==> flow/design.v <==
module uart_rx#(
	parameter CLK_FRE 	= 50,
	parameter UART_RATE = 115200
	) (
	input 				clk,    
	input 				rst_n,
	output 	 			recv_en,	
	output reg 	[ 7:0] 	recv_data,	
	input 				rx_pin 
);
parameter  RATE_CNT = (CLK_FRE * 1000_000 / UART_RATE) - 1;
reg [10:0] clk_cnt;
localparam WAIT = 2'd0, START = 2'd1, RECV = 2'd2, STOP = 2'd3;
reg [1:0] state;
assign recv_en = clk_cnt == RATE_CNT * 3 / 2;
reg [ 7:0] recv_data_r;
reg [ 2:0] recv_cnt;
always@(posedge clk)
	if(!rst_n)begin
		state 		<= WAIT;
		clk_cnt 	<= 0;
		recv_data 	<= 0;
	end
	else
	case(state)
		WAIT:
			if(!rx_pin)begin 
				recv_cnt <= 'd0;
				state <= START;
			end
		START:begin 
			if(clk_cnt == RATE_CNT / 2)begin 
				clk_cnt <= 0;
				state <= RECV;
			end
			else
				clk_cnt <= clk_cnt + 1;
		end
		RECV:begin 
			if(clk_cnt == RATE_CNT)begin 
				clk_cnt <= 0;
				recv_data_r[recv_cnt] <= rx_pin;
				recv_cnt <= recv_cnt + 1;
				state <= (recv_cnt == 7 )?STOP : RECV ;
			end
			else
				clk_cnt <= clk_cnt + 1;
		end
		STOP:begin 
			recv_data <= recv_data_r;
			if(clk_cnt == RATE_CNT * 3 / 2)begin 
				clk_cnt <= 0;
				state <= WAIT;
			end
			else 
				clk_cnt <= clk_cnt + 1;
		end
	endcase
endmodule
module uart_tx#(
	parameter CLK_FRE 	= 50,
	parameter UART_RATE = 115200
	) (
	input 				clk,    
	input 				rst_n,
	input 				send_en ,	
	output 	 			send_busy ,	
	input 		[ 7:0] 	send_data ,	
	output reg 			tx_pin
);
parameter  RATE_CNT = (CLK_FRE * 1000_000 / UART_RATE) - 1;
reg [10:0] clk_cnt;
localparam WAIT = 2'd0, START = 2'd1, SEND = 2'd2, STOP = 2'd3;
reg [1:0] state;
assign send_busy = state != WAIT;
reg [ 7:0] send_data_r;
reg [ 2:0] send_cnt;
always@(posedge clk)
	if(!rst_n)begin
		state 	<= WAIT;
		clk_cnt <= 0;
		tx_pin 	<= 1;
	end
	else
	case(state)
		WAIT:
			if(send_en)begin 
				send_data_r <= send_data;
				send_cnt <= 'd0;
				state <= START;
			end
		START:begin 
			tx_pin <= 0;
			if(clk_cnt == RATE_CNT)begin 
				clk_cnt <= 0;
				state <= SEND;
			end
			else
				clk_cnt <= clk_cnt + 1;
		end
		SEND:begin 
			tx_pin <= send_data_r[send_cnt];
			if(clk_cnt == RATE_CNT)begin 
				clk_cnt <= 0;
				send_cnt <= send_cnt + 1;
				state <= (send_cnt == 7 )?STOP : SEND ;
			end
			else
				clk_cnt <= clk_cnt + 1;
		end
		STOP:begin 
			tx_pin <= 1;
			if(clk_cnt == RATE_CNT)begin 
				clk_cnt <= 0;
				state <= WAIT;
			end
			else
				clk_cnt <= clk_cnt + 1;
		end
	endcase
endmodule
module uart_top (
	input 		clk,    
	input 		rst_n,
	input 		uart_rx,
	output		uart_tx
);
parameter CLK_FRE 		= 50;
parameter UART_RATE 	= 115200;
localparam SEND = 2'd0, WAIT = 2'd1;
reg [1:0] state;
reg  [31:0] wait_cnt;
reg  [ 7:0] send_cnt;
reg  [ 7:0] send_data;
reg  	    send_en;
wire [ 7:0] recv_data;
wire 		recv_en;
wire 		send_busy;
parameter 	ENG_NUM  = 9; 
parameter 	CHE_NUM  = 2; 
parameter 	DATA_NUM = CHE_NUM * 3 + ENG_NUM;  
wire [ DATA_NUM * 8 - 1:0] char_data = {8'hE4,8'hBD,8'hA0,8'hE5,8'hA5,8'hBD,"  World","\r\n"};
wire [ 7:0] char_byte = (send_cnt < DATA_NUM) ? char_data[ (DATA_NUM - 1 - send_cnt) * 8 +: 8] : 8'h00;
always@(posedge clk)
	if(!rst_n)begin
		state 		<= SEND;
		wait_cnt 	<= 0;
		send_cnt 	<= 0;
		send_en 	<= 'b0;
	end
	else
	case(state)
		SEND:begin  
			if(send_cnt == DATA_NUM + 1)begin 
				send_en 	<= 'b0;
				send_cnt 	<=  0;
				state 		<= WAIT;
			end
			else if(!send_busy)begin
				send_en 	<= 'b1;
				send_data 	<= char_byte;
				send_cnt 	<= send_cnt + 1;
			end
		end
		WAIT: 
			if(wait_cnt == CLK_FRE * 1000_000)begin 
				wait_cnt <= 0;
				state <= SEND;
			end
			else begin
				send_en <= recv_en;
				send_data <= recv_data;
				wait_cnt <= wait_cnt + 1;
			end
	endcase
uart_tx #(
	.CLK_FRE 	(CLK_FRE 	),
	.UART_RATE 	(UART_RATE 	)
	)uart_tx_m0(
	.clk 		(clk 		),
	.rst_n 		(rst_n 		),
	.send_en 	(send_en 	),
	.send_busy 	(send_busy 	),
	.send_data 	(send_data 	),
	.tx_pin 	(uart_tx 	)
	);
uart_rx #(
	.CLK_FRE 	(CLK_FRE 	),
	.UART_RATE 	(UART_RATE 	)
	)uart_rx_m0(
	.clk 		(clk 		),
	.rst_n 		(rst_n 		),
	.recv_en 	(recv_en 	),
	.recv_data 	(recv_data 	),
	.rx_pin 	(uart_rx 	)
	);
endmodule
=== Step by step through the tools: uart_top ===
What the tools print for uart_top, step after step.
Line numbers count from 1 in the design file above.
Operators: Yosys type, input widths -> output width; for muxes data width and select width s.
A cell with -- has no value.

* Top: uart_top
* Clock input: clk
* Library: sky130hd
* Corner: tt_025C_1v80

=== Word level ===
Yosys after proc, flatten, opt, wreduce and memory -nomap, before mapping. Memory bits, and registers merged into a memory's read port (data or address), are not among the register bits. Print and check cells are not counted.

* Mux-type cells: 42
* Add/sub/neg operators: 8
* Reduce/logical cells: 23
* Equal/unequal tests: 30
* $lt $le $gt $ge: 1
* Bitwise logic cells: 4
* Shift-type cells: 4

{| class="wikitable"
|+ Operator list
! operator !! count
|-
| $shiftx 120x12->8 const A || 1
|-
| $mux 8 || 8
|-
| $mux 11 || 5
|-
| $pmux 11 s3 || 1
|-
| $add 32x1->32 const B || 1
|-
| $eq 32x26->1 const B || 1
|-
| $mux 32 || 1
|-
| $add 11x1->11 const B || 2
|-
| $eq 11x9->1 const B || 2
|-
| $mux 2 || 10
|-
| $ne 2x2->1 const B || 8
|-
| $pmux 8 s2 || 1
|-
| $pmux 2 s4 || 2
|-
| $reduce_and 5->1 || 3
|-
| $ne 2x1->1 const B || 6
|-
| $reduce_and 3->1 || 4
|-
| $pmux 3 s2 || 2
|-
| $mux 3 || 4
|-
| $eq 11x10->1 const B || 1
|-
| $eq 11x8->1 const B || 1
|-
| $sub 4x8->9 const A || 1
|-
| $shift 1x4->8 || 1
|-
| $shift 1x4->8 const A || 1
|-
| $eq 2x2->1 const B || 4
|-
| $reduce_bool 2->1 || 4
|-
| $reduce_and 4->1 || 2
|-
| $reduce_bool 4->1 || 2
|-
| $add 8x1->8 const B || 1
|}

Other operator kinds: 20; their cells: 32.

* Flip-flop bits (word level): 108
* Word-level cells: 127
* Output and inout port bits: 1
* Input port bits: 3

=== Depth ===
Depth = most cells in a row (Yosys ltp): at word level without a register or memory, in the mapped netlist without a sequential cell, where the memories' decode and read muxes count.

* Word-level depth: 7
* ABC_AREA: 0
* Gate-level depth with buffers: 8

=== After synthesis ===
The flow's flattened synthesis, as Yosys stat reports it; memories are mapped. The netlist is that of the ABC_AREA named above (0 if unset); the other value can give another one.
The area totals of this step are shown rounded.

{| class="wikitable"
|+ Cells by type
! cell !! count !! area in all (sq um)
|-
| sky130_fd_sc_hd__dfxtp_1 || 80 || 1.6E+03
|-
| sky130_fd_sc_hd__edfxtp_1 || 30 || 900.864
|-
| sky130_fd_sc_hd__xor2_1 || 42 || 367.853
|-
| sky130_fd_sc_hd__nor2_1 || 75 || 281.52
|-
| sky130_fd_sc_hd__ha_1 || 22 || 275.264
|-
| sky130_fd_sc_hd__nand2_1 || 52 || 195.187
|-
| sky130_fd_sc_hd__nand3_1 || 32 || 160.154
|-
| sky130_fd_sc_hd__nand4_1 || 25 || 156.4
|-
| sky130_fd_sc_hd__xnor2_1 || 17 || 148.893
|-
| sky130_fd_sc_hd__nor2b_1 || 18 || 112.608
|-
| sky130_fd_sc_hd__mux2i_1 || 11 || 110.106
|-
| sky130_fd_sc_hd__o21ai_0 || 21 || 105.101
|-
| sky130_fd_sc_hd__inv_1 || 22 || 82.579
|-
| sky130_fd_sc_hd__nor3_1 || 16 || 80.077
|-
| sky130_fd_sc_hd__and3_1 || 12 || 75.072
|-
| sky130_fd_sc_hd__a21boi_0 || 9 || 67.565
|-
| sky130_fd_sc_hd__nor4_1 || 10 || 62.56
|-
| sky130_fd_sc_hd__a21oi_1 || 12 || 60.058
|}

Other cell types: 38; their cells: 88.

* Flip-flop cells: 110
* Buffer cells: 23
* Synthesis area: 0.00549 sq mm
* Mapped cells: 594
* Sequential part of the area: 0.0025 sq mm

The figures by module come from a second, unflattened synthesis with its own total; it is not the netlist above.

* Cells (unflattened synthesis): 595
* Area total of the unflattened synthesis: 0.00574 sq mm

Each row is one instance without its submodules.

{| class="wikitable"
|+ Modules
! module !! seq. area (sq mm) !! cells !! area (sq mm) !! instances
|-
| uart_top || 0.0011 || 308 || 0.00273 || 1
|-
| uart_rx || 0.000791 || 181 || 0.0018 || 1
|-
| uart_tx || 0.000611 || 106 || 0.00121 || 1
|}

=== Timing after synthesis ===
Path of least setup slack by OpenSTA after synthesis, without wires, with an ideal clock, recovery checks aside; 20% of the period is set as input and as output delay. Where synthesis merged equal registers, the netlist keeps one of their names.

* Path type: in2reg
* Start point: input rst_n
* End point: register send_data[0]
* Delay of the path: 1.328 ns
* Time at the first pin: 4.000 ns
* Arrival: 4.958 ns
* Path slack: 14.671 ns
* Library setup time: 0.370 ns
* Period: 20.0 ns
* Path buffers: 2
* Stages on the path: 4
* Synthesis period reached: 5.329 ns

"delay of the path" is the arrival time less input delay plus setup time.
"stages on the path": output pins that drive a net of the path, with the launching flip-flop's if there is one; two outputs of one cell count as two.
"synthesis period reached" = period - worst setup slack (recovery checks aside). The figure is calculated, with input and output delays left at 20% of the set period.
The rows between start and end are the longest chain of elaborated cells between them; the timing report does not say that the signal goes this way. Where chains are equally long, one stands for them.
Each line given opens the expression or statement behind the cell; cells for indexed reads and writes are added by Yosys, which also makes memories of some case tables.

* Path through: sky130_fd_sc_hd__clkbuf_1 > sky130_fd_sc_hd__o21ai_2 > sky130_fd_sc_hd__buf_2 > sky130_fd_sc_hd__nor2_1
* Length of the longest elaborated chain: 1
* Elaborated cells between the ends (all ways): 1
* Source lines of those cells: 0

{| class="wikitable"
|+ RTL lines, path after synthesis
! what !! RTL line !! source
|-
| from (decl) || 124 || <nowiki>input rst_n,</nowiki>
|-
| $reduce_and 5->1 || -- ||
|-
| to (assign) || 161 || <nowiki>send_data <= char_byte;</nowiki>
|-
| to (assign) || 172 || <nowiki>send_data <= recv_data;</nowiki>
|-
| to (decl) || 134 || <nowiki>reg  [ 7:0] send_data;</nowiki>
|}

=== Path in the finished layout ===
From the final timing report of stored run 1: the path of least setup slack in the routed layout; clock arrival at registers is part of the times.

* Path type: in2reg
* Start point: input rst_n
* End point: register uart_rx_m0.recv_data_r[2]
* Period: 5.91 ns
* Path buffers: 2
* Arrival: 2.69 ns
* Library setup time: 0.36 ns
* Time at the first pin: 1.18 ns
* Path slack: 3.21 ns
* Stages on the path: 4

The rows between start and end are the longest chain of elaborated cells between them; the timing report does not say that the signal goes this way. Where chains are equally long, one stands for them.

* Path through: sky130_fd_sc_hd__clkdlybuf4s50_1 > sky130_fd_sc_hd__buf_4 > sky130_fd_sc_hd__nand3_1 > sky130_fd_sc_hd__a21oi_1
* Length of the longest elaborated chain: 1
* Elaborated cells between the ends (all ways): 1
* Source lines of those cells: 0

{| class="wikitable"
|+ RTL lines, path after layout
! what !! RTL line !! source
|-
| from (decl) || 124 || <nowiki>input rst_n,</nowiki>
|-
| $reduce_and 3->1 || -- ||
|-
| to (assign) || 42 || <nowiki>recv_data_r[recv_cnt] <= rx_pin;</nowiki>
|-
| to (decl) || 16 || <nowiki>reg [ 7:0] recv_data_r;</nowiki>
|}

==> runs of uart_top <==
Design uart_top on sky130hd. What follows are 4 stored runs of the flow, each under its own settings; their order means nothing. The constraints put input and output delay at 20% of the set period each and load the outputs with 0.01 pF.
"period achieved" = clock period - worst setup slack. The figure is calculated, with input and output delays left at 20% of the set period.
Values from the reports are rounded here.

=== Stored run 1 ===
{| class="wikitable"
! Setting !! Value
|-
| CORE_UTILIZATION || 40
|-
| period_ns || 5.91
|-
| CAP_MARGIN || 20
|-
| CORE_MARGIN || 2
|-
| SLEW_MARGIN || 20
|-
! Result !! Value
|-
| Overall die area || 0.0147 sq mm
|-
| Setup total negative slack || 0.000 ns
|-
| Yosys chip area after synthesis || 0.00549 sq mm
|-
| Area of the standard cells in the finished layout || 0.00597 sq mm
|-
| Worst setup slack after layout || 3.21 ns
|-
| Period achieved || 2.702 ns
|-
| Smallest hold slack || 0.412 ns
|}

=== Stored run 2 ===
{| class="wikitable"
! Setting !! Value
|-
| ABC_AREA || 1
|-
| CELL_PAD_IN_SITES_DETAIL_PLACEMENT || 0
|-
| CELL_PAD_IN_SITES_GLOBAL_PLACEMENT || 1
|-
| CORE_ASPECT_RATIO || 1.18
|-
| CORE_MARGIN || 2
|-
| CORE_UTILIZATION || 34
|-
| CTS_CLUSTER_DIAMETER || 130
|-
| CTS_CLUSTER_SIZE || 40
|-
| GPL_ROUTABILITY_DRIVEN || 1
|-
| HOLD_SLACK_MARGIN || 0.19
|-
| MAX_ROUTING_LAYER || met4
|-
| MIN_ROUTING_LAYER || met2
|-
| PLACE_DENSITY_LB_ADDON || 0.13
|-
| SETUP_SLACK_MARGIN || 0.82
|-
| SLEW_MARGIN || 10
|-
| TNS_END_PERCENT || 60
|-
| period_ns || 6.52
|-
| CAP_MARGIN || 20
|-
! Result !! Value
|-
| Overall die area || 0.0186 sq mm
|-
| Setup total negative slack || 0.000 ns
|-
| Yosys chip area after synthesis || 0.00597 sq mm
|-
| Area of the standard cells in the finished layout || 0.00651 sq mm
|-
| Worst setup slack after layout || 3.14 ns
|-
| Period achieved || 3.385 ns
|-
| Smallest hold slack || 0.421 ns
|}

=== Stored run 3 ===
{| class="wikitable"
! Setting !! Value
|-
| ABC_AREA || 1
|-
| CELL_PAD_IN_SITES_DETAIL_PLACEMENT || 1
|-
| CORE_ASPECT_RATIO || 0.66
|-
| CORE_UTILIZATION || 40
|-
| CTS_CLUSTER_DIAMETER || 272
|-
| GPL_TIMING_DRIVEN || 0
|-
| MAX_ROUTING_LAYER || met4
|-
| SLEW_MARGIN || 0
|-
| TNS_END_PERCENT || 40
|-
| period_ns || 7.64
|-
| CAP_MARGIN || 20
|-
| CORE_MARGIN || 2
|-
! Result !! Value
|-
| Overall die area || 0.0159 sq mm
|-
| Setup total negative slack || 0.000 ns
|-
| Yosys chip area after synthesis || 0.00597 sq mm
|-
| Area of the standard cells in the finished layout || 0.00657 sq mm
|-
| Worst setup slack after layout || 4.43 ns
|-
| Period achieved || 3.213 ns
|-
| Smallest hold slack || 0.418 ns
|}

=== Stored run 4 ===
{| class="wikitable"
! Setting !! Value
|-
| ABC_AREA || 1
|-
| CORE_UTILIZATION || 22
|-
| CTS_CLUSTER_DIAMETER || 313
|-
| CTS_CLUSTER_SIZE || 80
|-
| MAX_ROUTING_LAYER || met4
|-
| PLACE_DENSITY || 0.72
|-
| period_ns || 7.2
|-
| CAP_MARGIN || 20
|-
| CORE_MARGIN || 2
|-
| SLEW_MARGIN || 20
|-
! Result !! Value
|-
| Overall die area || 0.0285 sq mm
|-
| Setup total negative slack || 0.000 ns
|-
| Yosys chip area after synthesis || 0.00597 sq mm
|-
| Area of the standard cells in the finished layout || 0.00666 sq mm
|-
| Worst setup slack after layout || 3.77 ns
|-
| Period achieved || 3.430 ns
|-
| Smallest hold slack || 0.419 ns
|}
